==> flow/design.v <==
module alu(
    input   wire    [4:0]   opcode,
    input   wire    [15:0]  a,
    input   wire    [15:0]  b,
    output  logic   [15:0]  out
);
always_comb begin
    casez (opcode)
        5'd0:    out = a + b;
        5'd1:    out = a - b;
        5'd2:    out = $signed(a) * $signed(b);
        5'd3:    out = a & b;
        5'd4:     out = a | b;
        5'd5:    out = a ^ b;
        5'd6:    out = a << b;
        5'd7:    out = a >> b;
        5'd8:   out = $signed(a) >>> b;
        5'd9:     out = 16'(a == b);
        5'd10:    out = 16'(a != b);
        5'd11:     out = 16'($signed(a) < $signed(b));
        5'd12:     out = 16'($signed(a) <= $signed(b));
        5'd13:     out = 16'($signed(a) > $signed(b));
        5'd14:     out = 16'($signed(a) >= $signed(b));
        5'd15:    out = 16'(a < b);
        default: out = 16'b0;
    endcase
end
endmodule
module stack
#(
    parameter WIDTH = 5,  
    parameter SIZE  = 32
)
(
    input wire clk,
    input wire [WIDTH-1:0] mem_dout_addr0,
    output wire [15:0] mem_dout0,
    input wire [WIDTH-1:0] mem_dout_addr1,
    output wire [15:0] mem_dout1,
    input wire we,
    input wire [WIDTH-1:0] mem_din_addr,
    input wire [15:0] mem_din
);
reg [15:0] data [SIZE-1:0];
always @(posedge clk) begin
    if (we) begin
        data[mem_din_addr] <= mem_din;
    end
end
assign mem_dout0 = data[mem_dout_addr0];  
assign mem_dout1 = data[mem_dout_addr1];  
endmodule
module rstack
#(
    parameter WIDTH         = 4,
    parameter SIZE          = 16,
    parameter DATA_WIDTH    = 13
)
(
    input   wire                    clk,
    input   wire [WIDTH-1:0]        mem_dout_addr,
    output  wire [DATA_WIDTH-1:0]   mem_dout,
    input   wire                    we,
    input   wire [WIDTH-1:0]        mem_din_addr,
    input   wire [DATA_WIDTH-1:0]   mem_din
);
reg [DATA_WIDTH-1:0] data [SIZE-1:0];
always @(posedge clk) begin
    if (we) begin
        data[mem_din_addr] <= mem_din;
    end
end
assign mem_dout = data[mem_dout_addr];  
endmodule
module cpu
#(
    parameter CODE_ADDR_WIDTH   = 13,
    parameter DATA_ADDR_WIDTH   = 13,
    parameter STACK_DEPTH       = 5,
    parameter RSTACK_DEPTH      = 4,
    parameter FP                = (1 << 13) - (1 << 6) * 6 - 16 - 16 * 4
)
(
    input   wire                        clk,
    input   wire                        reset,           
    input   wire                        resume,          
    output  wire [CODE_ADDR_WIDTH-1:0]  code_addr,       
    input   wire [15:0]                 instruction,     
    output  wire [DATA_ADDR_WIDTH-1:0]  mem_addr,        
    input   wire [15:0]                 mem_din,         
    output  wire                        mem_dout_we,     
    output  wire [15:0]                 mem_dout         
);
reg     [STACK_DEPTH-1:0] sp;    
logic   [STACK_DEPTH-1:0] sp_new;
wire    [STACK_DEPTH-1:0] sp_plus_1  = sp + 1;
wire    [STACK_DEPTH-1:0] sp_minus_1 = sp - 1;
wire    [15:0] stack_top;        
logic   [15:0] stack_top_new;
wire    [15:0] stack_pre_top;    
logic write_to_stack;            
stack #(
    .WIDTH(STACK_DEPTH),
    .SIZE(1 << STACK_DEPTH)
)
stack(
    .clk(clk),
    .mem_dout_addr0(sp),
    .mem_dout0(stack_top),
    .mem_dout_addr1(sp_minus_1),
    .mem_dout1(stack_pre_top),
    .we(write_to_stack),
    .mem_din_addr(sp_new),
    .mem_din(stack_top_new)
);
reg     [RSTACK_DEPTH-1:0] rsp;              
logic   [RSTACK_DEPTH-1:0] rsp_new;
reg     [CODE_ADDR_WIDTH-1:0] rstack_top;    
logic   [CODE_ADDR_WIDTH-1:0] rstack_top_new;
logic write_to_rstack;                       
rstack #(
    .WIDTH(RSTACK_DEPTH),
    .SIZE(1 << RSTACK_DEPTH),
    .DATA_WIDTH(CODE_ADDR_WIDTH)
)
rstack(
    .clk(clk),
    .mem_dout_addr(rsp),
    .mem_dout(rstack_top),
    .we(write_to_rstack),
    .mem_din_addr(rsp_new),
    .mem_din(rstack_top_new)
);
wire [15:0] instr       = reset ? 18944 : instruction;  
wire [15:0] instr_simm9 = {{7{instr[8]}}, instr[8:0]};
wire [15:0] instr_imm13 = {3'b0, instr[12:0]};
wire [4:0]  opcode      = instr[14:10];
wire cmd_type   = instr[15];     
wire mode       = instr[9];      
reg     [CODE_ADDR_WIDTH-1:0] pc;    
logic   [CODE_ADDR_WIDTH-1:0] pc_new;
wire    [CODE_ADDR_WIDTH-1:0] pc_plus_1 = pc + 1;
wire    [CODE_ADDR_WIDTH-1:0] pc_jz     = (~|stack_top) ? instr_imm13[12:0] : pc_plus_1;
reg     [DATA_ADDR_WIDTH-1:0] fp;    
logic   [DATA_ADDR_WIDTH-1:0] fp_new;
reg     wait_flag;
logic   wait_flag_new;
assign code_addr = pc_new;
wire [DATA_ADDR_WIDTH-1:0] mem_abs_addr =  (mode ?
                                            fp :
                                            stack_top[DATA_ADDR_WIDTH-1:0]
                                            ) + instr_simm9[DATA_ADDR_WIDTH-1:0];
assign mem_dout_we   = (!cmd_type && opcode == 5'd17) ? 1'b1 : 1'b0;
assign mem_dout      = mode ? stack_top : stack_pre_top;
assign mem_addr = mem_abs_addr;
wire [15:0] alu_x = mode ? stack_top : stack_pre_top;
wire [15:0] alu_y = mode ? instr_simm9 : stack_top;
wire [15:0] alu_out;
wire is_alu = !cmd_type && opcode < 5'd16;
alu alu(
    .opcode(opcode),
    .a(alu_x),
    .b(alu_y),
    .out(alu_out)
);
always_comb begin
    casez ({cmd_type, opcode, wait_flag, resume})
        8'b?_??_???_?_1:     pc_new = pc_plus_1;          
        8'b?_??_???_1_0,                                  
        {1'b0, 5'd23, 2'b0}: pc_new = pc;                 
        8'b1_00_???_0_0,                                  
        8'b1_10_???_0_0:     pc_new = instr_imm13[12:0];  
        8'b1_01_???_0_0:     pc_new = pc_jz;              
        {1'b0, 5'd20, 2'b0}:  pc_new = rstack_top;         
        default:             pc_new = pc_plus_1;
    endcase
end
always_comb begin
    case ({cmd_type, opcode})
        {1'b0, 5'd18}: fp_new = fp - instr_simm9[DATA_ADDR_WIDTH-1:0];
        {1'b0, 5'd20}:    fp_new = fp + instr_simm9[DATA_ADDR_WIDTH-1:0];
        {1'b0, 5'd19}: fp_new = stack_top[DATA_ADDR_WIDTH-1:0];
        default:         fp_new = fp;
    endcase
end
always_comb begin
    casez ({cmd_type, opcode})
        6'b1_10_???: rstack_top_new = pc_plus_1;  
        default:     rstack_top_new = DATA_ADDR_WIDTH'('x);
    endcase
end
always_comb begin
    casez ({cmd_type, opcode})
        6'b1_10_???:  rsp_new = rsp + 1;  
        {1'b0, 5'd20}: rsp_new = rsp - 1;
        default:      rsp_new = rsp;
    endcase
end
always_comb begin
    casez ({cmd_type, opcode})
        6'b1_10_???: write_to_rstack = 1'b1;  
        default:     write_to_rstack = 1'b0;
    endcase
end
always_comb begin
    casez ({cmd_type, is_alu, opcode})
        {2'b00, 5'd16},
        7'b01?????:         sp_new = mode ? sp : sp_minus_1;     
        {2'b00, 5'd17}:    sp_new = mode ? sp_minus_1 : sp - 2;
        {2'b00, 5'd19},
        {7'b10_01_???}:     sp_new = sp_minus_1;                 
        {2'b00, 5'd21},
        {2'b00, 5'd22},
        7'b10_11_???:       sp_new = sp_plus_1;                  
        default:            sp_new = sp;                         
    endcase
end
always_comb begin
    casez ({cmd_type, is_alu, opcode})
        7'b01?????:         stack_top_new = alu_out;         
        {2'b00, 5'd21}: stack_top_new = instr_simm9;
        {2'b00, 5'd22}:  stack_top_new = mem_din;
        7'b10_11_???:       stack_top_new = instr_imm13;     
        default:            stack_top_new = 16'bx;
    endcase
end
always_comb begin
    casez ({cmd_type, is_alu, opcode})
        7'b01?????,                                  
        {2'b00, 5'd21},
        {2'b00, 5'd22},
        7'b10_11_???:       write_to_stack = 1'b1;   
        default:            write_to_stack = 1'b0;
    endcase
end
always_comb begin
    casez({cmd_type, opcode, resume})
        {1'b0, 5'd23, 1'b0}: wait_flag_new = 1'b1;
        {7'b?_?????_1}:      wait_flag_new = 1'b0;
        default:             wait_flag_new = wait_flag;
    endcase
end
always_ff @(posedge clk) begin
    if (reset) begin
        pc  <= {CODE_ADDR_WIDTH{1'b1}};
        sp  <= STACK_DEPTH'(0);
        rsp <= RSTACK_DEPTH'(0);
        fp  <= DATA_ADDR_WIDTH'(FP);
        wait_flag <= 1'b0;
    end else begin
        pc  <= pc_new;
        sp  <= sp_new;
        rsp <= rsp_new;
        fp  <= fp_new;
        wait_flag <= wait_flag_new;
    end
end
endmodule
Step by step through the tools: cpu
The steps from the RTL of cpu to its reports follow in flow order. Line numbers count from 1 in the design file above. Operators carry their Yosys type and port widths (W data, S select, Z words). Library cell names are shortened. The mark -- stands for no value.

Top: cpu. Clock: clk. Library: sky130hd. Library corner: tt_025C_1v80.

After elaboration
Source: Yosys, flattened and elaborated, memories not mapped. Widths are those after wreduce. Print and check cells do not count. Memory sizes are those after Yosys's memory passes, which may raise the word count (mostly to a power of two), join words into wider ones and drop unused or constant bits.

Bits of input ports: 35. Under flip-flop bits (word level) stands 36. For output and inout port bits the number is 43. Under word width x clocked read ports stands 29. Memories: 2. The figure for RAM bits is 720.

Under magnitude comparators stands 6. Under bitwise operators stands 3. For mux-type cells the number is 26. The figure for reductions and logical operators is 13. For add/subtract/negate cells the number is 11. Under shifts and indexed selects stands 3. Equal/unequal tests: 37. The entry for multiply operators reads 1.

Memory list: stack.data (words 32, width 16, rd ports 2, write ports 1, RTL line 44) `reg [15:0] data [SIZE-1:0];`; rstack.data (words 16, width 13, rd ports 1, write ports 1, RTL line 67) `reg [DATA_WIDTH-1:0] data [SIZE-1:0];`.

Operator list (count): $mul A16 B16 Y16 (1); $pmux W16 S16 (1); $pmux W16 S4 (1); $mux W16 (4); $pmux W13 S4 (1); $mux W13 (4); $eq A5 B4 Y1 const B (8); $pmux W13 S3 (1); $eq A7 B5 Y1 const B (5); $lt A16 B16 Y1 (2); $add A13 B13 Y13 (2); $eq A5 B3 Y1 const B (4); $eq A5 B5 Y1 const B (4); $pmux W5 S4 (1); $mux W5 (4); $eq A6 B5 Y1 const B (3); $add A16 B16 Y16 (1); $sub A16 B16 Y16 (1); $ge A16 B16 Y1 (1); $gt A16 B16 Y1 (1); $le A16 B16 Y1 (1); $eq A16 B16 Y1 (1); $ne A16 B16 Y1 (1); $and A16 B16 Y16 (1); $or A16 B16 Y16 (1); $xor A16 B16 Y16 (1); $shl A16 B16 Y16 (1); $shr A16 B16 Y16 (1).

Other operator kinds: 30; their cells: 42.

Longest topological paths
Longest topological path by Yosys (ltp), each cell counted once; first at word level (registers and memories cut), then after technology mapping (sequential cells cut; the memories' decode and read muxes count).

For depth in word-level cells the number is 7. The entry for ABC_AREA reads 1. The entry for depth in mapped cells reads 49.

Netlist
Source: synth_stat.txt of the flow (Yosys; design flattened, memories mapped). It holds for the ABC_AREA given above (unset counts as 0); a run with the other value may have another netlist. The area totals of this step are shown rounded.

Cells by type: edfxtp_1 (count 720, total area 2.16E+04 sq um); nand2_1 (count 1690, total area 6.34E+03 sq um); nand3_1 (count 634, total area 3.17E+03 sq um); nor2_1 (count 611, total area 2293.45 sq um); inv_1 (count 520, total area 1.95E+03 sq um); o21ai_0 (count 390, total area 1.95E+03 sq um); ha_1 (count 144, total area 1.8E+03 sq um); fa_1 (count 83, total area 1.66E+03 sq um); a21oi_1 (count 203, total area 1.02E+03 sq um); dfxtp_1 (count 36, total area 720.691 sq um); buf_2 (count 110, total area 550.528 sq um); clkbuf_1 (count 114, total area 427.91 sq um); o211ai_1 (count 55, total area 412.896 sq um); xor2_1 (count 43, total area 376.611 sq um); o221ai_1 (count 37, total area 324.061 sq um); o22ai_1 (count 51, total area 319.056 sq um); buf_6 (count 28, total area 315.302 sq um); buf_4 (count 37, total area 277.766 sq um).

Not listed: further types 43, cells in them 308.

The entry for mapped flip-flops reads 756. The entry for chip area (Yosys) reads 0.048 sq mm. Under sequential area stands 0.022 sq mm. Mapped cells: 5814.

Timing after synthesis
OpenSTA on the mapped netlist: ideal clock, no wires. The path of least setup slack (recovery checks aside). Input and output delay are each 20% of the period. Register names are those of the netlist, which keeps one name where synthesis merged equal registers.

Path kind: input -> register. Start point: in instruction[9]. End point: mem stack.data[0][14]. The entry for setup slack reads 0.551 ns. Under path delay stands 7.450 ns. The entry for buffers on the path reads 5. Under driving pins on the path stands 27. The entry for external input delay reads 2.000 ns. The figure for period is 10.0 ns. Setup time: 0.486 ns. The entry for arrival time reads 8.964 ns. For period reached after synthesis the number is 9.449 ns.

"path delay" = arrival - input delay + setup time. "driving pins on the path" counts driving pins, that of a launching flip-flop among them; a cell with two outputs on the path counts twice. "period reached after synthesis" is the clock period less the worst setup slack; recovery checks do not enter. This is arithmetic on one report: input and output delays are still those of the set period (20% each).

Path through: buf_2 nor2_2 buf_2 buf_2 nor2_1 a21oi_2 clkbuf_1 clkbuf_1 nand2_1 fa_1 fa_1 inv_1 fa_1 fa_1 fa_1 inv_1 fa_1 inv_1 ha_1 inv_1 nor4_1 inv_1 o2111ai_1 a21oi_1 o21a_1 a2111oi_0 nand4_1.

Ends and longest elaborated chain, after synthesis: start: declaration (RTL line 88) `input   wire [15:0]                 instruction,`; end: declaration (RTL line 44) `reg [15:0] data [SIZE-1:0];`.

No chain of elaborated cells between the ends is given.

Worst path after layout
From the final timing report of run 1: the path of least setup slack in the routed layout; clock arrival at registers is part of the times.

Path kind: register -> register. Start point: reg sp[2]. End point: mem stack.data[15][14]. Under driving pins on the path stands 32. The entry for arrival time reads 10.33 ns. The entry for setup slack reads 0.12 ns. Setup time: 0.28 ns. The figure for period is 10.0 ns. The entry for buffers on the path reads 3.

Path through: dfxtp_2 inv_4 nand2_2 nor2_2 buf_4 inv_1 o21ai_1 nor2_1 nand2_1 nand2_2 a21oi_2 buf_4 nand2_1 fa_1 fa_1 inv_1 fa_1 fa_1 fa_1 inv_1 fa_1 inv_1 ha_1 inv_1 nor4_1 inv_1 o2111ai_1 a21oi_1 o21a_1 a2111oi_0 nand4_1 buf_4.

Ends and longest elaborated chain, post-layout: start: declaration (RTL line 94) `reg     [STACK_DEPTH-1:0] sp;`; start: assignment (RTL line 246) `sp  <= STACK_DEPTH'(0);`; start: assignment (RTL line 252) `sp  <= sp_new;`; end: declaration (RTL line 44) `reg [15:0] data [SIZE-1:0];`.

No chain of elaborated cells between the ends is given.

Measured data: module cpu, platform sky130hd, 4 stored runs of the flow under differing settings, order arbitrary. Input and output delays are each 20% of the period that was set; the output load is 0.01 pF. "reached clock period" = clock period - worst setup slack. The figure is calculated, with input and output delays left at 20% of the set period. "critical path time" is the time allowed to the run's worst setup path (the clock period less input and output delay, where it has them) less its slack. Clock arrival times count: a late capture clock shortens it, a late launch clock lengthens it. "power consumption" is the tool's figure for a default switching activity; nothing was simulated. Values from the reports are rounded here.

Run 1 has these settings: ABC_AREA 1; CELL_PAD_IN_SITES_DETAIL_PLACEMENT 2; CELL_PAD_IN_SITES_GLOBAL_PLACEMENT 2; CORE_MARGIN 8; CORE_UTILIZATION 42; CTS_CLUSTER_DIAMETER 126; CTS_CLUSTER_SIZE 18; GPL_TIMING_DRIVEN 1; HOLD_SLACK_MARGIN 0.18; MAX_ROUTING_LAYER met5; MIN_ROUTING_LAYER met2; PLACE_DENSITY_LB_ADDON 0.26; TNS_END_PERCENT 5; period_ns 10.0; CAP_MARGIN 20; SLEW_MARGIN 20. The final worst hold slack reads 0.55 ns. The final setup TNS comes to 0.000 ns. The reached clock period is 9.884 ns. The critical path time comes to 9.88 ns. Type of the worst setup path: register -> register. The measured power consumption is 13,000 uW. The measured utilization of the finished layout is 46 %. The netlist area reported by Yosys comes to 0.048 sq mm. The smallest setup slack comes to 0.12 ns. For the standard-cell area of the final layout the run shows 0.052 sq mm. The die footprint comes to 0.12 sq mm.

Run 2 has these settings: CAP_MARGIN 15; CELL_PAD_IN_SITES_DETAIL_PLACEMENT 2; CELL_PAD_IN_SITES_GLOBAL_PLACEMENT 2; CORE_ASPECT_RATIO 0.56; CORE_MARGIN 4; CORE_UTILIZATION 52; CTS_CLUSTER_DIAMETER 97; GPL_ROUTABILITY_DRIVEN 0; GPL_TIMING_DRIVEN 0; MIN_ROUTING_LAYER met2; PLACE_DENSITY 0.88; SETUP_SLACK_MARGIN -0.07; SLEW_MARGIN 15; period_ns 10.8. Outcome: incomplete, routing halted on GRT-0116.

Run 3 has these settings: CELL_PAD_IN_SITES_GLOBAL_PLACEMENT 3; CORE_MARGIN 8; CORE_UTILIZATION 40; CTS_CLUSTER_SIZE 28; GPL_TIMING_DRIVEN 0; HOLD_SLACK_MARGIN 0.18; MIN_ROUTING_LAYER met2; TNS_END_PERCENT 30; period_ns 10.0; CAP_MARGIN 20; SLEW_MARGIN 20. The final worst hold slack reads 0.54 ns. The final setup TNS comes to -0.084 ns. The reached clock period is 10.011 ns. The critical path time comes to 10.01 ns. Type of the worst setup path: register -> register. The measured power consumption is 16,000 uW. The measured utilization of the finished layout is 49 %. The netlist area reported by Yosys comes to 0.045 sq mm. The smallest setup slack comes to -0.011 ns. For the standard-cell area of the final layout the run shows 0.054 sq mm. The die footprint comes to 0.12 sq mm.

Run 4 has these settings: ABC_AREA 1; CAP_MARGIN 25; CELL_PAD_IN_SITES_DETAIL_PLACEMENT 1; CORE_UTILIZATION 39; CTS_CLUSTER_DIAMETER 311; PLACE_DENSITY 0.71; period_ns 9.84; CORE_MARGIN 2; SLEW_MARGIN 20. The final worst hold slack reads 0.52 ns. The final setup TNS comes to 0.000 ns. The reached clock period is 9.646 ns. The critical path time comes to 9.65 ns. Type of the worst setup path: register -> register. The measured power consumption is 13,000 uW. The measured utilization of the finished layout is 44 %. The netlist area reported by Yosys comes to 0.048 sq mm. The smallest setup slack comes to 0.19 ns. For the standard-cell area of the final layout the run shows 0.053 sq mm. The die footprint comes to 0.12 sq mm.
